==> flow/design.v <==
`timescale 1ns / 1ps
module syntropy_core #(
    parameter DATA_WIDTH = 16,
    parameter ADDR_WIDTH = 8,
    parameter THRESHOLD_DEFAULT = 16'hE666,   
    parameter LEARNING_RATE = 16'h0019,      
    parameter MAX_ITERATIONS = 8'd10
)(
    input wire clk,
    input wire rst_n,
    input wire [DATA_WIDTH-1:0] voltage_drift,     
    input wire [DATA_WIDTH-1:0] packet_loss,       
    input wire [DATA_WIDTH-1:0] temp_variance,     
    input wire [DATA_WIDTH-1:0] phase_jitter,      
    input wire [DATA_WIDTH-1:0] threshold,         
    input wire enable_learning,                    
    input wire mesh_broadcast_en,                  
    output reg stable,                             
    output reg [DATA_WIDTH-1:0] flux_value,        
    output reg [DATA_WIDTH-1:0] correction_vector,  
    output reg [DATA_WIDTH-1:0] optimized_params,  
    output reg learning_active,                    
    output reg mesh_broadcast_req,                 
    input wire [DATA_WIDTH-1:0] mesh_flux_in,      
    input wire [DATA_WIDTH-1:0] mesh_correction_in,  
    input wire mesh_valid_in,                      
    output reg [DATA_WIDTH-1:0] mesh_flux_out,     
    output reg [DATA_WIDTH-1:0] mesh_correction_out,  
    output reg mesh_valid_out,                     
    output reg [7:0] iteration_count,              
    output reg [3:0] state,                        
    output reg error_flag                          
);
    localparam IDLE = 4'd0;
    localparam EVALUATE = 4'd1;
    localparam LEARN = 4'd2;
    localparam CORRECT = 4'd3;
    localparam BROADCAST = 4'd4;
    localparam ERROR = 4'd5;
    reg [DATA_WIDTH-1:0] flux_reg;
    reg [DATA_WIDTH-1:0] threshold_reg;
    reg [DATA_WIDTH-1:0] metrics [0:3];   
    reg [DATA_WIDTH-1:0] gradients [0:3];  
    reg [DATA_WIDTH-1:0] params [0:3];    
    reg [7:0] iter_count;
    reg [3:0] current_state;
    reg learning_en;
    reg mesh_en;
    wire [DATA_WIDTH-1:0] flux_calc;
    wire signed [22:0] gradient_calc [0:3];
    wire signed [31:0] scaled_step [0:3];
    wire [DATA_WIDTH-1:0] param_update [0:3];
    wire signed [17:0] flux_error;
    localparam signed [31:0] LEARNING_RATE_S = LEARNING_RATE;
    wire overflow_flag;
    assign flux_calc = 16'h0100 - (voltage_drift + packet_loss + 
                                   (temp_variance >> 8) + phase_jitter);
    assign flux_error = $signed({2'b00, threshold_reg}) - $signed({2'b00, flux_reg});
    assign gradient_calc[0] = -2 * flux_error;  
    assign gradient_calc[1] = -2 * flux_error;  
    assign gradient_calc[2] = (-2 * flux_error) >>> 8;  
    assign gradient_calc[3] = -2 * flux_error;  
    assign scaled_step[0] = (LEARNING_RATE_S * gradient_calc[0]) >>> 8;
    assign scaled_step[1] = (LEARNING_RATE_S * gradient_calc[1]) >>> 8;
    assign scaled_step[2] = (LEARNING_RATE_S * gradient_calc[2]) >>> 8;
    assign scaled_step[3] = (LEARNING_RATE_S * gradient_calc[3]) >>> 8;
    assign param_update[0] = params[0] - scaled_step[0][DATA_WIDTH-1:0];
    assign param_update[1] = params[1] - scaled_step[1][DATA_WIDTH-1:0];
    assign param_update[2] = params[2] - scaled_step[2][DATA_WIDTH-1:0];
    assign param_update[3] = params[3] - scaled_step[3][DATA_WIDTH-1:0];
    assign overflow_flag = (flux_calc[15] == 1'b1) || 
                          (param_update[0][15] == 1'b1) ||
                          (param_update[1][15] == 1'b1) ||
                          (param_update[2][15] == 1'b1) ||
                          (param_update[3][15] == 1'b1);
    always @(posedge clk or negedge rst_n) begin
        if (!rst_n) begin
            stable <= 1'b0;
            flux_value <= 16'h0000;
            correction_vector <= 16'h0000;
            optimized_params <= 16'h0000;
            learning_active <= 1'b0;
            mesh_broadcast_req <= 1'b0;
            mesh_flux_out <= 16'h0000;
            mesh_correction_out <= 16'h0000;
            mesh_valid_out <= 1'b0;
            iteration_count <= 8'd0;
            state <= IDLE;
            error_flag <= 1'b0;
            params[0] <= 16'h0000;  
            params[1] <= 16'h0000;  
            params[2] <= 16'h0000;  
            params[3] <= 16'h0000;  
            threshold_reg <= THRESHOLD_DEFAULT;
            flux_reg <= 16'h0000;
            current_state <= IDLE;
            learning_en <= 1'b0;
            mesh_en <= 1'b0;
            iter_count <= 8'd0;
        end else begin
            threshold_reg <= threshold;
            learning_en <= enable_learning;
            mesh_en <= mesh_broadcast_en;
            metrics[0] <= voltage_drift;
            metrics[1] <= packet_loss;
            metrics[2] <= temp_variance;
            metrics[3] <= phase_jitter;
            case (current_state)
                IDLE: begin
                    stable <= 1'b0;
                    learning_active <= 1'b0;
                    mesh_broadcast_req <= 1'b0;
                    mesh_valid_out <= 1'b0;
                    error_flag <= 1'b0;
                    iter_count <= 8'd0;
                    if (overflow_flag) begin
                        current_state <= ERROR;
                    end else begin
                        current_state <= EVALUATE;
                    end
                end
                EVALUATE: begin
                    flux_reg <= flux_calc;
                    flux_value <= flux_calc;
                    if (flux_calc >= threshold_reg) begin
                        stable <= 1'b1;
                        correction_vector <= 16'h0000;
                        current_state <= IDLE;
                    end else begin
                        stable <= 1'b0;
                        correction_vector <= threshold_reg - flux_calc;
                        if (learning_en) begin
                            current_state <= LEARN;
                        end else begin
                            current_state <= CORRECT;
                        end
                    end
                end
                LEARN: begin
                    learning_active <= 1'b1;
                    if (iter_count < MAX_ITERATIONS) begin
                        gradients[0] <= gradient_calc[0];
                        gradients[1] <= gradient_calc[1];
                        gradients[2] <= gradient_calc[2];
                        gradients[3] <= gradient_calc[3];
                        params[0] <= param_update[0];
                        params[1] <= param_update[1];
                        params[2] <= param_update[2];
                        params[3] <= param_update[3];
                        iter_count <= iter_count + 1;
                        iteration_count <= iter_count + 1;
                        flux_reg <= 16'h0100 - (param_update[0] + param_update[1] + 
                                               (param_update[2] >> 8) + param_update[3]);
                    end else begin
                        learning_active <= 1'b0;
                        optimized_params <= params[0] + params[1] + params[2] + params[3];
                        current_state <= CORRECT;
                    end
                end
                CORRECT: begin
                    if (mesh_en && mesh_valid_in) begin
                        correction_vector <= mesh_correction_in;
                    end
                    current_state <= BROADCAST;
                end
                BROADCAST: begin
                    mesh_flux_out <= flux_reg;
                    mesh_correction_out <= correction_vector;
                    mesh_valid_out <= 1'b1;
                    mesh_broadcast_req <= 1'b1;
                    current_state <= IDLE;
                end
                ERROR: begin
                    error_flag <= 1'b1;
                    stable <= 1'b0;
                    learning_active <= 1'b0;
                    mesh_broadcast_req <= 1'b0;
                    mesh_valid_out <= 1'b0;
                end
                default: begin
                    current_state <= IDLE;
                end
            endcase
            state <= current_state;
        end
    end
    always @(posedge clk) begin
        if (mesh_valid_in && mesh_en) begin
        end
    end
endmodule
From RTL to reports: syntropy_core --
The steps from the RTL of syntropy_core to its reports follow in flow order. Line numbers count from 1 in the design file above. Cell names lack the library's common part. A cell with -- has no value.
Design: top module syntropy_core, clock port clk, cell library sky130hd, corner tt_025C_1v80

Elaborated design --
Counts by Yosys on the flattened word-level netlist (proc, flatten, opt, wreduce). Print and check cells are left out.
Storage and ports: word width x clocked read ports 0, latch bits 0, elaborated cells 92, bits in writable memories 0, bits of input ports 117, output and inout bits 97, register bits after elaboration 206, ROM bits 0, memories 0
Cells by class: shifts and indexed selects 0, $lt $le $gt $ge 2, add/sub/neg operators 19, equality and inequality tests 8, div/mod/pow operators 0, reduce/logical cells 20, muxes and demuxes 18, multiply operators 2, bitwise operators 2
Operators by type and width (count):
- multiplier 6 x 23 -> 24 bit (first input constant) | 1
- multiplier 6 x 22 -> 23 bit (first input constant) | 1
- adder 16 bit | 7
- subtractor 16 bit | 5
- case mux 16 bit (select 2 bit) | 2
- 2-to-1 mux 16 bit | 3
- adder 16 x 8 -> 16 bit | 2
- subtractor 9 x 16 -> 16 bit (first input constant) | 2
- negator 17 -> 30 bit | 1
- case mux 4 bit (select 5 bit) | 1
- subtractor 16 x 16 -> 17 bit | 1
- greater-or-equal comparator 16 bit | 1
- case mux 8 bit (select 2 bit) | 1
- nonzero test 2 bit | 7
- AND reduction 2 bit | 6
- equality test 4 x 2 -> 1 bit (second input constant) | 2
- equality test 4 x 3 -> 1 bit (second input constant) | 2
- adder 8 x 1 -> 8 bit (second input constant) | 1
- less-than comparator 8 x 4 -> 1 bit (second input constant) | 1
- 2-to-1 mux 8 bit | 1
- case mux 1 bit (select 2 bit) | 4
- != test 2 bit (second input constant) | 3
- logical OR 1 bit | 4
- equality test 4 x 1 -> 1 bit (second input constant) | 1
- zero test 4 bit | 1
- 2-to-1 mux 4 bit | 1
- 2-to-1 mux 3 bit | 1
- 2-to-1 mux 1 bit | 3
Not listed: further kinds 4, cells in them 5.

Longest topological paths --
Depth = most cells in a row (Yosys ltp): at word level without a register or memory, in the mapped netlist without a sequential cell, where the memories' decode and read muxes count.
Depth: word-level depth 10, ABC_AREA 0, mapped depth 54, gate-level depth less buffers 54

Synthesis result --
Source: synth_stat.txt of the flow (Yosys; design flattened, memories mapped). It holds for the ABC_AREA given above (unset counts as 0); a run with the other value may have another netlist.
Mapped netlist: flip-flops 204, cell count 2071, synthesis area 19094.6 um^2
Cell types:
- dfrtp_1 | count 195, area in all 4879.68 um^2
- ha_1 | count 262, area in all 3.28E+03 um^2
- fa_1 | count 101, area in all 2.02E+03 um^2
- xnor2_1 | count 105, area in all 919.632 um^2
- inv_1 | count 237, area in all 889.603 um^2
- nand2_1 | count 223, area in all 837.053 um^2
- o21ai_0 | count 152, area in all 760.73 um^2
- a21oi_1 | count 109, area in all 545.523 um^2
- xor2_1 | count 56, area in all 490.47 um^2
- mux2_2 | count 38, area in all 427.91 um^2
- nor2_1 | count 96, area in all 360.346 um^2
- a21o_1 | count 41, area in all 307.795 um^2
- dfstp_2 | count 9, area in all 236.477 um^2
- nor2b_1 | count 36, area in all 225.216 um^2
- nor3_1 | count 40, area in all 200.192 um^2
- clkbuf_1 | count 43, area in all 161.405 um^2
- nand2b_1 | count 24, area in all 150.144 um^2
- a211oi_1 | count 19, area in all 142.637 um^2
Other cell types: 71; their cells: 285.

Timing after synthesis --
Path of least setup slack by OpenSTA after synthesis, without wires, with an ideal clock, recovery checks aside; 20% of the period is set as input and as output delay. Where synthesis merged equal registers, the netlist keeps one of their names.
Timing after synthesis: path type reg-to-reg, start point register threshold_reg[1], end point register flux_reg[14], required time 12.913 ns, setup time 0.087 ns, slack 2.069 ns, path delay 10.930 ns, period 13.0 ns, data arrival time 10.843 ns, stages 52, synthesis period reached 10.931 ns
"path delay" = arrival - input delay + setup time. "stages": output pins that drive a net of the path, with the launching flip-flop's if there is one; two outputs of one cell count as two. "synthesis period reached" is the clock period less the worst setup slack; recovery checks do not enter. This is arithmetic on one report: input and output delays are still those of the set period (20% each). At most two assigning lines are given for a register; there are more.
On the way, after synthesis: cells stage by stage dfstp_2 -> inv_1 -> fa_1 -> nand2b_1 -> a21o_4 -> a211oi_1 -> and2_1 -> nand3_1 -> or3_1 -> nor3_1 -> nor2_1 -> ha_1 -> fa_1 -> ha_1 -> ha_1 -> clkbuf_1 -> nand2_1 -> o31ai_2 -> [... 16 more ...] -> inv_1 -> fa_1 -> inv_1 -> ha_1 -> inv_1 -> fa_1 -> nor2b_1 -> o21ai_0 -> a21boi_0 -> o21ai_0 -> a21boi_0 -> o21ai_0 -> a21boi_0 -> o21a_1 -> nor2_1 -> o21ai_0 -> mux2_2 -> o211ai_1, elaborated cells on any way between the ends 14, classes of those cells add/sub (10); mul (2); mux (2)
RTL lines, path after synthesis:
- start: declaration | line 41 | reg [DATA_WIDTH-1:0] threshold_reg;
- start: assignment | line 94 | threshold_reg <= THRESHOLD_DEFAULT;
- start: assignment | line 101 | threshold_reg <= threshold;
- end: assignment | line 123 | flux_reg <= flux_calc;
- end: assignment | line 152 | flux_reg <= 16'h0100 - (param_update[0] + param_update[1] +
- end: declaration | line 40 | reg [DATA_WIDTH-1:0] flux_reg;
Chain of elaborated cells between the ends: none given. Some nets on the timed path still bear RTL names; the line given drives or declares the net.
Named nets, after synthesis:
- param_update[2][10] | line 69 | assign param_update[2] = params[2] - scaled_step[2][DATA_WIDTH-1:0];

Timing after layout --
From the final timing report of run 3: the path of least setup slack in the routed layout; clock arrival at registers is part of the times.
Timing after layout: path type reg-to-reg, start point register threshold_reg[1], end point register flux_reg[15], required time 14.44 ns, data arrival time 12.83 ns, setup time 0.12 ns, stages 48, period 14.0 ns, slack 1.61 ns
Between the ends stands the longest chain of elaborated cells between them, by number of cells; it is not shown to be the way that was timed. Of several equally long chains one is given. Each line given opens the expression or statement behind the cell; cells for indexed reads and writes are added by Yosys, which also makes memories of some case tables. At most two assigning lines are given for a register; there are more.
On the way, after layout: cells stage by stage dfstp_2 -> inv_1 -> fa_1 -> nand2b_1 -> a21o_4 -> a211oi_2 -> and2_1 -> nand3_1 -> or3_1 -> and2_1 -> ha_1 -> ha_1 -> xor2_1 -> ha_1 -> ha_1 -> and3_1 -> nand3_1 -> o21ba_2 -> [... 12 more ...] -> o21ai_0 -> a21oi_1 -> xnor2_1 -> fa_1 -> fa_1 -> ha_1 -> ha_1 -> a21oi_1 -> nand2b_1 -> a2111o_1 -> a31oi_1 -> a21o_1 -> a21oi_1 -> xor2_1 -> xnor2_1 -> xnor2_1 -> and3_1 -> or3_1, length of the longest elaborated chain 10, elaborated cells on any way between the ends 14, classes of those cells add/sub (10); mul (2); mux (2)
RTL lines, path after layout:
- start: declaration | line 41 | reg [DATA_WIDTH-1:0] threshold_reg;
- start: assignment | line 94 | threshold_reg <= THRESHOLD_DEFAULT;
- start: assignment | line 101 | threshold_reg <= threshold;
- subtractor 16 x 16 -> 17 bit | line 58 | assign flux_error = $signed({2'b00, threshold_reg}) - $signed({2'b00, flux_reg});
- negator 17 -> 30 bit | line 59 | assign gradient_calc[0] = -2 * flux_error;
- multiplier 6 x 22 -> 23 bit | line 63 | assign scaled_step[0] = (LEARNING_RATE_S * gradient_calc[0]) >>> 8;
- subtractor 16 bit | line 67 | assign param_update[0] = params[0] - scaled_step[0][DATA_WIDTH-1:0];
- adder 16 bit | line 152 | flux_reg <= 16'h0100 - (param_update[0] + param_update[1] +
- adder 16 x 8 -> 16 bit | line 152
- adder 16 bit | line 152
- subtractor 9 x 16 -> 16 bit | line 152
- 2-to-1 mux 16 bit | line 141 | if (iter_count < MAX_ITERATIONS) begin
- case mux 16 bit (select 2 bit) | line 108 | case (current_state)
- end: assignment | line 123 | flux_reg <= flux_calc;
- end: assignment | line 152
- end: declaration | line 40 | reg [DATA_WIDTH-1:0] flux_reg;

Ticket comment

4 stored runs of syntropy_core in the flow (synthesis by Yosys, layout by OpenROAD, sky130hd cells), in arbitrary order. Constraints: input delay and output delay 20% of the set period each, output load 0.01 pF.
"achieved clock period": clock period set for the run, less the worst setup slack. It is reckoned from that one timing run; input and output delays stay at 20% of the period that was set.
"worst path time": the worst setup path's part of the clock period (all of it between registers, 20% less for each end at a port) less its slack. A launch clock that arrives late makes it longer, a capture clock that arrives late makes it shorter.

* Run 1 | settings: ABC_AREA 1; CAP_MARGIN 10; CELL_PAD_IN_SITES_DETAIL_PLACEMENT 2; CELL_PAD_IN_SITES_GLOBAL_PLACEMENT 1; CORE_UTILIZATION 40; GPL_TIMING_DRIVEN 0; HOLD_SLACK_MARGIN -0.02; MIN_ROUTING_LAYER met1; PLACE_DENSITY_LB_ADDON 0.25; SETUP_SLACK_MARGIN 1.24; SLEW_MARGIN 25; period_ns 7.63; CORE_MARGIN 2 | no results, clock tree synthesis failed with DPL-0033
* Run 2 | settings: ABC_AREA 1; CELL_PAD_IN_SITES_GLOBAL_PLACEMENT 0; CORE_ASPECT_RATIO 0.66; CORE_MARGIN 9; CORE_UTILIZATION 72; MAX_ROUTING_LAYER met4; MIN_ROUTING_LAYER met1; SETUP_SLACK_MARGIN 1.64; period_ns 7.71; CAP_MARGIN 20; SLEW_MARGIN 20 | no results, clock tree synthesis failed with DPL-0038
* Run 3 | settings: CAP_MARGIN 35; CORE_UTILIZATION 37; CTS_CLUSTER_SIZE 57; GPL_ROUTABILITY_DRIVEN 1; MIN_ROUTING_LAYER met1; PLACE_DENSITY_LB_ADDON 0.15; SETUP_SLACK_MARGIN 0.63; TNS_END_PERCENT 40; period_ns 14.0; CORE_MARGIN 2; SLEW_MARGIN 20 | results: final design utilization 44.6%; worst path time 12.39 ns; worst path kind reg-to-reg; achieved clock period 12.390 ns; standard-cell area after layout 22830.6 um^2; setup slack of the critical path 1.610 ns; die area 53439.6 um^2; worst hold slack in the final report 0.470 ns; sum of negative setup slack 0.000 ns; post-synthesis cell area 19094.6 um^2
* Run 4 | settings: CAP_MARGIN 10; CELL_PAD_IN_SITES_DETAIL_PLACEMENT 1; CORE_UTILIZATION 40; GPL_TIMING_DRIVEN 0; HOLD_SLACK_MARGIN -0.02; MIN_ROUTING_LAYER met1; PLACE_DENSITY_LB_ADDON 0.25; SETUP_SLACK_MARGIN 1.24; SLEW_MARGIN 25; period_ns 7.63; CORE_MARGIN 2 | results: final design utilization 57.9%; worst path time 11.73 ns; worst path kind reg-to-reg; achieved clock period 11.728 ns; standard-cell area after layout 27455.1 um^2; setup slack of the critical path -4.098 ns; die area 49499.6 um^2; worst hold slack in the final report 0.398 ns; sum of negative setup slack -47.895 ns; post-synthesis cell area 19094.6 um^2
